==> flow/design.v <==
/*verilator lint_off UNUSEDSIGNAL*/
/*verilator lint_off MULTITOP*/
/*verilator lint_off WIDTH*//*verilator lint_off LATCH*/
module fadd_sub(
  input logic        clk_i,
  input logic [31:0] operand_a,
  input logic [31:0] operand_b,
  output logic[31:0] result_o
);
  logic [7:0]  a_exponent, b_exponent;             
  logic [7:0]  result_exponent;
  logic [23:0] a_mantissa, b_mantissa;             
  logic [24:0] result_mantissa;
  logic        a_sign, b_sign, result_sign;        
  logic [23:0] tmp_mantissa;
  logic [7:0]  in_e, out_e;
  logic [24:0] in_m, out_m;
  logic [7:0]  diff;
always_ff@(posedge(clk_i))
begin
  a_sign <= operand_a[31];
  b_sign <= operand_b[31];
  if(operand_a[30:23]==0)
    begin
      a_exponent <= (operand_a[22:0] != 0)? 8'b00000001 : 8'b00000000;
      a_mantissa <= {1'b0,operand_a[22:0]};
    end
  else
    begin
      a_exponent <= operand_a[30:23];
      a_mantissa <= {1'b1,operand_a[22:0]};
    end
  if(operand_b[30:23]==0)
    begin
      b_exponent <= (operand_b[22:0] != 0)? 8'b00000001 : 8'b00000000;
      b_mantissa <= {1'b0,operand_b[22:0]};
    end
  else
    begin
      b_exponent <= operand_b[30:23];
      b_mantissa <= {1'b1,operand_b[22:0]};
    end
end
always_comb
begin
  diff         = 8'd0;
  tmp_mantissa = 24'd0;
  if(a_exponent == b_exponent)
    begin
      result_exponent = a_exponent;
      if(a_sign == b_sign)                                                     
        begin
          result_sign           = a_sign;
          result_mantissa       = a_mantissa + b_mantissa;
        end
      else                                                                    
        begin
          if(a_mantissa > b_mantissa)
            begin
              result_sign     = a_sign;
              result_mantissa = a_mantissa - b_mantissa;
            end
          else
            begin
              result_sign     = b_sign;
              result_mantissa = b_mantissa - a_mantissa;
            end
        end
    end
  else                                                                               
    begin
      if(a_exponent > b_exponent)
        begin
          result_sign     = a_sign;
          result_exponent = a_exponent;
          diff            = a_exponent - b_exponent;
          tmp_mantissa    = b_mantissa >> diff;
          if(a_sign == b_sign)
            result_mantissa = a_mantissa + tmp_mantissa;
          else
            result_mantissa = a_mantissa - tmp_mantissa;
        end
      else
        begin
          result_sign      = b_sign;
          result_exponent  = b_exponent;
          diff             = b_exponent - a_exponent;
          tmp_mantissa     = a_mantissa >> diff;
          if(a_sign == b_sign)
            result_mantissa  = b_mantissa + tmp_mantissa;
          else
            result_mantissa  = b_mantissa - tmp_mantissa;
        end
    end
  if(result_mantissa[24]==1)
    begin
      result_exponent = result_exponent + 8'd1;
      result_mantissa = result_mantissa >> 1;
    end
  result_o = {result_sign, result_exponent, result_mantissa[22:0]};
end
endmodule
From RTL to reports: fadd_sub --
The steps from the RTL of fadd_sub to its reports follow in flow order. Line numbers count from 1 in the design file above. Cell names lack the library's common part. Not given: --
Inputs: top module fadd_sub, clock input clk_i, standard-cell library sky130hd, corner tt_025C_1v80

Word-level counts --
Counts by Yosys on the flattened word-level netlist (proc, flatten, opt, wreduce; memories kept). Register bits leave out memories and registers merged into their read ports (data or address); mux counts leave out enables and synchronous resets folded into registers. Print and check cells are left out. Cells with the same type and inputs are merged into one.
Bit counts: cells after elaboration 46, input bits 65, bits in registers 66
Cells by class: mux-type cells 20, equal/unequal tests 2, $lt $le $gt $ge 2, add/subtract/negate cells 10, shift-type cells 2, reduce/logical cells 4
Operators with widths (count):
- two-way mux 25 bit | 6
- subtractor 24 x 24 -> 25 bit | 4
- adder 24 x 24 -> 25 bit | 3
- >> shifter 24 x 8 -> 24 bit | 2
- two-way mux 24 bit | 2
- nonzero test 23 bit | 2
- two-way mux 8 bit | 5
- > comparator 24 bit | 1
- two-way mux 23 bit | 1
- subtractor 8 bit | 2
- logical NOT 8 bit | 2
- adder 8 x 1 -> 8 bit with constant B | 1
- > comparator 8 bit | 1
- == test 8 bit | 1
- two-way mux 1 bit | 6
- == test 1 bit | 1

Longest topological paths --
Yosys ltp: most cells in a row. Word level: on the elaborated netlist, between registers, memories and ports. Mapped: between sequential cells and ports; inverters and the memories' decode and read muxes count.
Logic depth: depth after elaboration 7, ABC_AREA 1, gate-level depth with buffers 50, gate-level depth less buffers 45

Synthesis result --
The flow's flattened synthesis, as Yosys stat reports it; memories are mapped. The netlist is that of the ABC_AREA named above (0 if unset); the other value can give another one.
Cells by type:
- nand2_1 | count 590, total area 2.21E+03 um^2
- ha_1 | count 113, total area 1.41E+03 um^2
- dfxtp_1 | count 66, total area 1.32E+03 um^2
- nand3_1 | count 240, total area 1.2E+03 um^2
- inv_1 | count 208, total area 780.749 um^2
- xor2_1 | count 89, total area 779.498 um^2
- a21oi_1 | count 149, total area 745.715 um^2
- o21ai_0 | count 118, total area 590.566 um^2
- nor2_1 | count 92, total area 345.331 um^2
- clkbuf_1 | count 52, total area 195.187 um^2
- xnor2_1 | count 17, total area 148.893 um^2
- fa_1 | count 6, total area 120.115 um^2
- nor4_1 | count 17, total area 106.352 um^2
- buf_2 | count 20, total area 100.096 um^2
- nand4_1 | count 16, total area 100.096 um^2
- buf_4 | count 12, total area 90.086 um^2
- o21ai_1 | count 15, total area 75.072 um^2
- o21bai_1 | count 9, total area 67.565 um^2
Other cell types: 33; their cells: 109.
Mapped netlist: area of sequential cells 1321.3 um^2, cell count 1938, mapped flip-flops 66, synthesis area 11195.7 um^2

Path before layout --
OpenSTA on the mapped netlist: ideal clock, no wires. The path of least setup slack (recovery checks aside). Input and output delay are each 20% of the period. Register names are those of the netlist, which keeps one name where synthesis merged equal registers.
Timing post-synthesis: path kind register to output, start reg a_exponent[0], end out result_o[20], period 12.0 ns, delay of the path 5.736 ns, launch time at the first pin 0.000 ns, arrival time 5.736 ns, path slack 3.864 ns, stages on the path 44, output delay 2.400 ns, data required time 9.600 ns, period reached after synthesis 8.136 ns
"delay of the path" = arrival - input delay + setup time. At an output port there is no setup time. "stages on the path" counts driving pins, that of a launching flip-flop among them; a cell with two outputs on the path counts twice. "period reached after synthesis" is the clock period less the worst setup slack; recovery checks do not enter. This is arithmetic on one report: input and output delays are still those of the set period (20% each). The rows between start and end are the longest chain of elaborated cells between them; the timing report does not say that the signal goes this way. Where chains are equally long, one stands for them. Each line given opens the expression or statement behind the cell; cells for indexed reads and writes are added by Yosys, which also makes memories of some case tables.
Between the ends, post-synthesis: cells stage by stage dfxtp_1 inv_1 ha_1 fa_1 inv_1 nand2_1 nand2_1 nand2_2 nand2_2 nand2_2 buf_6 nand2_1 nand2_1 nor2_2 buf_6 buf_6 nand3_1 nand3_1 [... 8 more ...] ha_1 nand3_1 nand2_1 a31oi_1 o21ai_0 a21boi_0 o21ai_0 a21boi_0 inv_1 nand2_1 nand2_1 a21boi_0 o21ai_0 or2_2 nand2_1 nand2_1 nand3_1 nand2_1, length of the longest elaborated chain 7
Ends and longest elaborated chain, post-synthesis:
- from (decl) | line 10 | logic [7:0]  a_exponent, b_exponent;
- from (assign) | line 25 | a_exponent <= (operand_a[22:0] != 0)? 8'b00000001 : 8'b00000000;
- from (assign) | line 30 | a_exponent <= operand_a[30:23];
- subtractor 8 bit | line 87 | diff             = b_exponent - a_exponent;
- >> shifter 24 x 8 -> 24 bit | line 88 | tmp_mantissa     = a_mantissa >> diff;
- subtractor 24 x 24 -> 25 bit | line 92 | result_mantissa  = b_mantissa - tmp_mantissa;
- two-way mux 25 bit | line 89 | if(a_sign == b_sign)
- two-way mux 25 bit | line 72 | if(a_exponent > b_exponent)
- two-way mux 25 bit | line 48 | if(a_exponent == b_exponent)
- two-way mux 23 bit | line 95 | if(result_mantissa[24]==1)
- to (decl) | line 8 | output logic[31:0] result_o

Worst path after layout --
From the final timing report of run 2: the path of least setup slack in the routed layout; clock arrival at registers is part of the times.
Timing post-layout: path kind register to output, start reg a_exponent[0], end out result_o[10], data required time 9.92 ns, output delay 2.48 ns, stages on the path 38, arrival time 8.92 ns, period 12.4 ns, path slack 1.00 ns, launch time at the first pin 0.36 ns
The rows between start and end are the longest chain of elaborated cells between them; the timing report does not say that the signal goes this way. Where chains are equally long, one stands for them.
Between the ends, post-layout: cells stage by stage dfxtp_1 inv_1 ha_1 buf_4 nand2_1 inv_1 nand3_4 nand2_4 buf_4 nand2_1 o21ai_0 nand3_1 nand3_1 a21oi_1 o21ai_0 o21ai_2 ha_1 o21ai_0 [... 2 more ...] a21boi_0 o21ai_0 a21boi_0 o21ai_0 nand2_1 o211ai_1 nand2_1 nand2_1 nand2_1 nand2_1 nand2_1 nand2_1 inv_1 nand3_1 nand3_2 nand3_1 nand2_1 clkdlybuf4s50_1, length of the longest elaborated chain 7
Ends and longest elaborated chain, post-layout:
- from (decl) | line 10 | logic [7:0]  a_exponent, b_exponent;
- from (assign) | line 25 | a_exponent <= (operand_a[22:0] != 0)? 8'b00000001 : 8'b00000000;
- from (assign) | line 30 | a_exponent <= operand_a[30:23];
- subtractor 8 bit | line 87 | diff             = b_exponent - a_exponent;
- >> shifter 24 x 8 -> 24 bit | line 88 | tmp_mantissa     = a_mantissa >> diff;
- subtractor 24 x 24 -> 25 bit | line 92 | result_mantissa  = b_mantissa - tmp_mantissa;
- two-way mux 25 bit | line 89 | if(a_sign == b_sign)
- two-way mux 25 bit | line 72 | if(a_exponent > b_exponent)
- two-way mux 25 bit | line 48 | if(a_exponent == b_exponent)
- two-way mux 23 bit | line 95 | if(result_mantissa[24]==1)
- to (decl) | line 8 | output logic[31:0] result_o

Subject: flow runs of fadd_sub

Hi,

Top module fadd_sub; platform sky130hd; tools Yosys and OpenROAD; 2 stored runs in no particular order. Input and output delays are each 20% of the period that was set; the output load is 0.01 pF.
By "achieved clock period" is meant the clock period of the run minus its worst setup slack. This is arithmetic on one report: input and output delays are still those of the set period (20% each).
"critical path time": the worst setup path's part of the clock period (all of it between registers, 20% less for each end at a port) less its slack. A launch clock that arrives late makes it longer, a capture clock that arrives late makes it shorter.
"total power after layout" is the tool's figure for a default switching activity; nothing was simulated.

[run 1] flow files
==> flow/run.sh <==
#!/bin/bash
# the make line also repeats the synthesis and layout settings of config.mk as NAME=value (left out here)
make -C /OpenROAD-flow-scripts/flow DESIGN_CONFIG=/design/flow/config.mk WORK_HOME=/design/flow/orfs CLKGATE_MAP_FILE= finish
==> flow/config.mk <==
export PLATFORM = sky130hd
export DESIGN_NAME = fadd_sub
export DESIGN_NICKNAME = fadd_sub
export VERILOG_FILES = /design/flow/design.v
export SDC_FILE = /design/flow/constraint.sdc
export NUM_CORES = 4
export LEC_CHECK = 0
export ABC_AREA = 1
export CAP_MARGIN = 0
export CELL_PAD_IN_SITES_GLOBAL_PLACEMENT = 3
export CORE_ASPECT_RATIO = 0.51
export CORE_MARGIN = 2
export CORE_UTILIZATION = 47
export CTS_CLUSTER_SIZE = 62
export GPL_ROUTABILITY_DRIVEN = 0
export GPL_TIMING_DRIVEN = 0
export MAX_ROUTING_LAYER = met5
export MIN_ROUTING_LAYER = met1
export PLACE_DENSITY_LB_ADDON = 0.19
export SETUP_SLACK_MARGIN = 0.48
export SLEW_MARGIN = 40
export TNS_END_PERCENT = 95
==> flow/constraint.sdc <==
create_clock -name core_clock -period 14.7 [get_ports {clk_i}]
set_input_delay 2.9400 -clock core_clock [delete_from_list [all_inputs] [get_ports {clk_i}]]
set_output_delay 2.9400 -clock core_clock [all_outputs]
set_load 0.01 [all_outputs]

[run 1] result: no final report: placement broke off with FLW-0024

[run 2] flow files
==> flow/run.sh <==
#!/bin/bash
# the make line also repeats the synthesis and layout settings of config.mk as NAME=value (left out here)
make -C /OpenROAD-flow-scripts/flow DESIGN_CONFIG=/design/flow/config.mk WORK_HOME=/design/flow/orfs CLKGATE_MAP_FILE= finish
==> flow/config.mk <==
export PLATFORM = sky130hd
export DESIGN_NAME = fadd_sub
export DESIGN_NICKNAME = fadd_sub
export VERILOG_FILES = /design/flow/design.v
export SDC_FILE = /design/flow/constraint.sdc
export NUM_CORES = 4
export LEC_CHECK = 0
export ABC_AREA = 1
export CAP_MARGIN = 20
export CELL_PAD_IN_SITES_GLOBAL_PLACEMENT = 2
export CORE_ASPECT_RATIO = 1.8
export CORE_MARGIN = 6
export CORE_UTILIZATION = 39
export CTS_CLUSTER_DIAMETER = 241
export CTS_CLUSTER_SIZE = 70
export GPL_ROUTABILITY_DRIVEN = 0
export MAX_ROUTING_LAYER = met5
export PLACE_DENSITY_LB_ADDON = 0.02
export SETUP_SLACK_MARGIN = -0.09
export SLEW_MARGIN = 10
==> flow/constraint.sdc <==
create_clock -name core_clock -period 12.4 [get_ports {clk_i}]
set_input_delay 2.4800 -clock core_clock [delete_from_list [all_inputs] [get_ports {clk_i}]]
set_output_delay 2.4800 -clock core_clock [all_outputs]
set_load 0.01 [all_outputs]

[run 2] result: final design utilization 0.45; overall die area 33093.7 um^2; achieved clock period 11.400 ns; critical path time 8.92 ns; class of the worst setup path register to output; lowest hold slack 2.565 ns; post-route setup TNS 0.000 ns; total power after layout 2.444 mW; setup slack of the worst path 1.000 ns; mapped cell area after synthesis 11195.7 um^2; standard-cell area after layout 12613.3 um^2

Regards
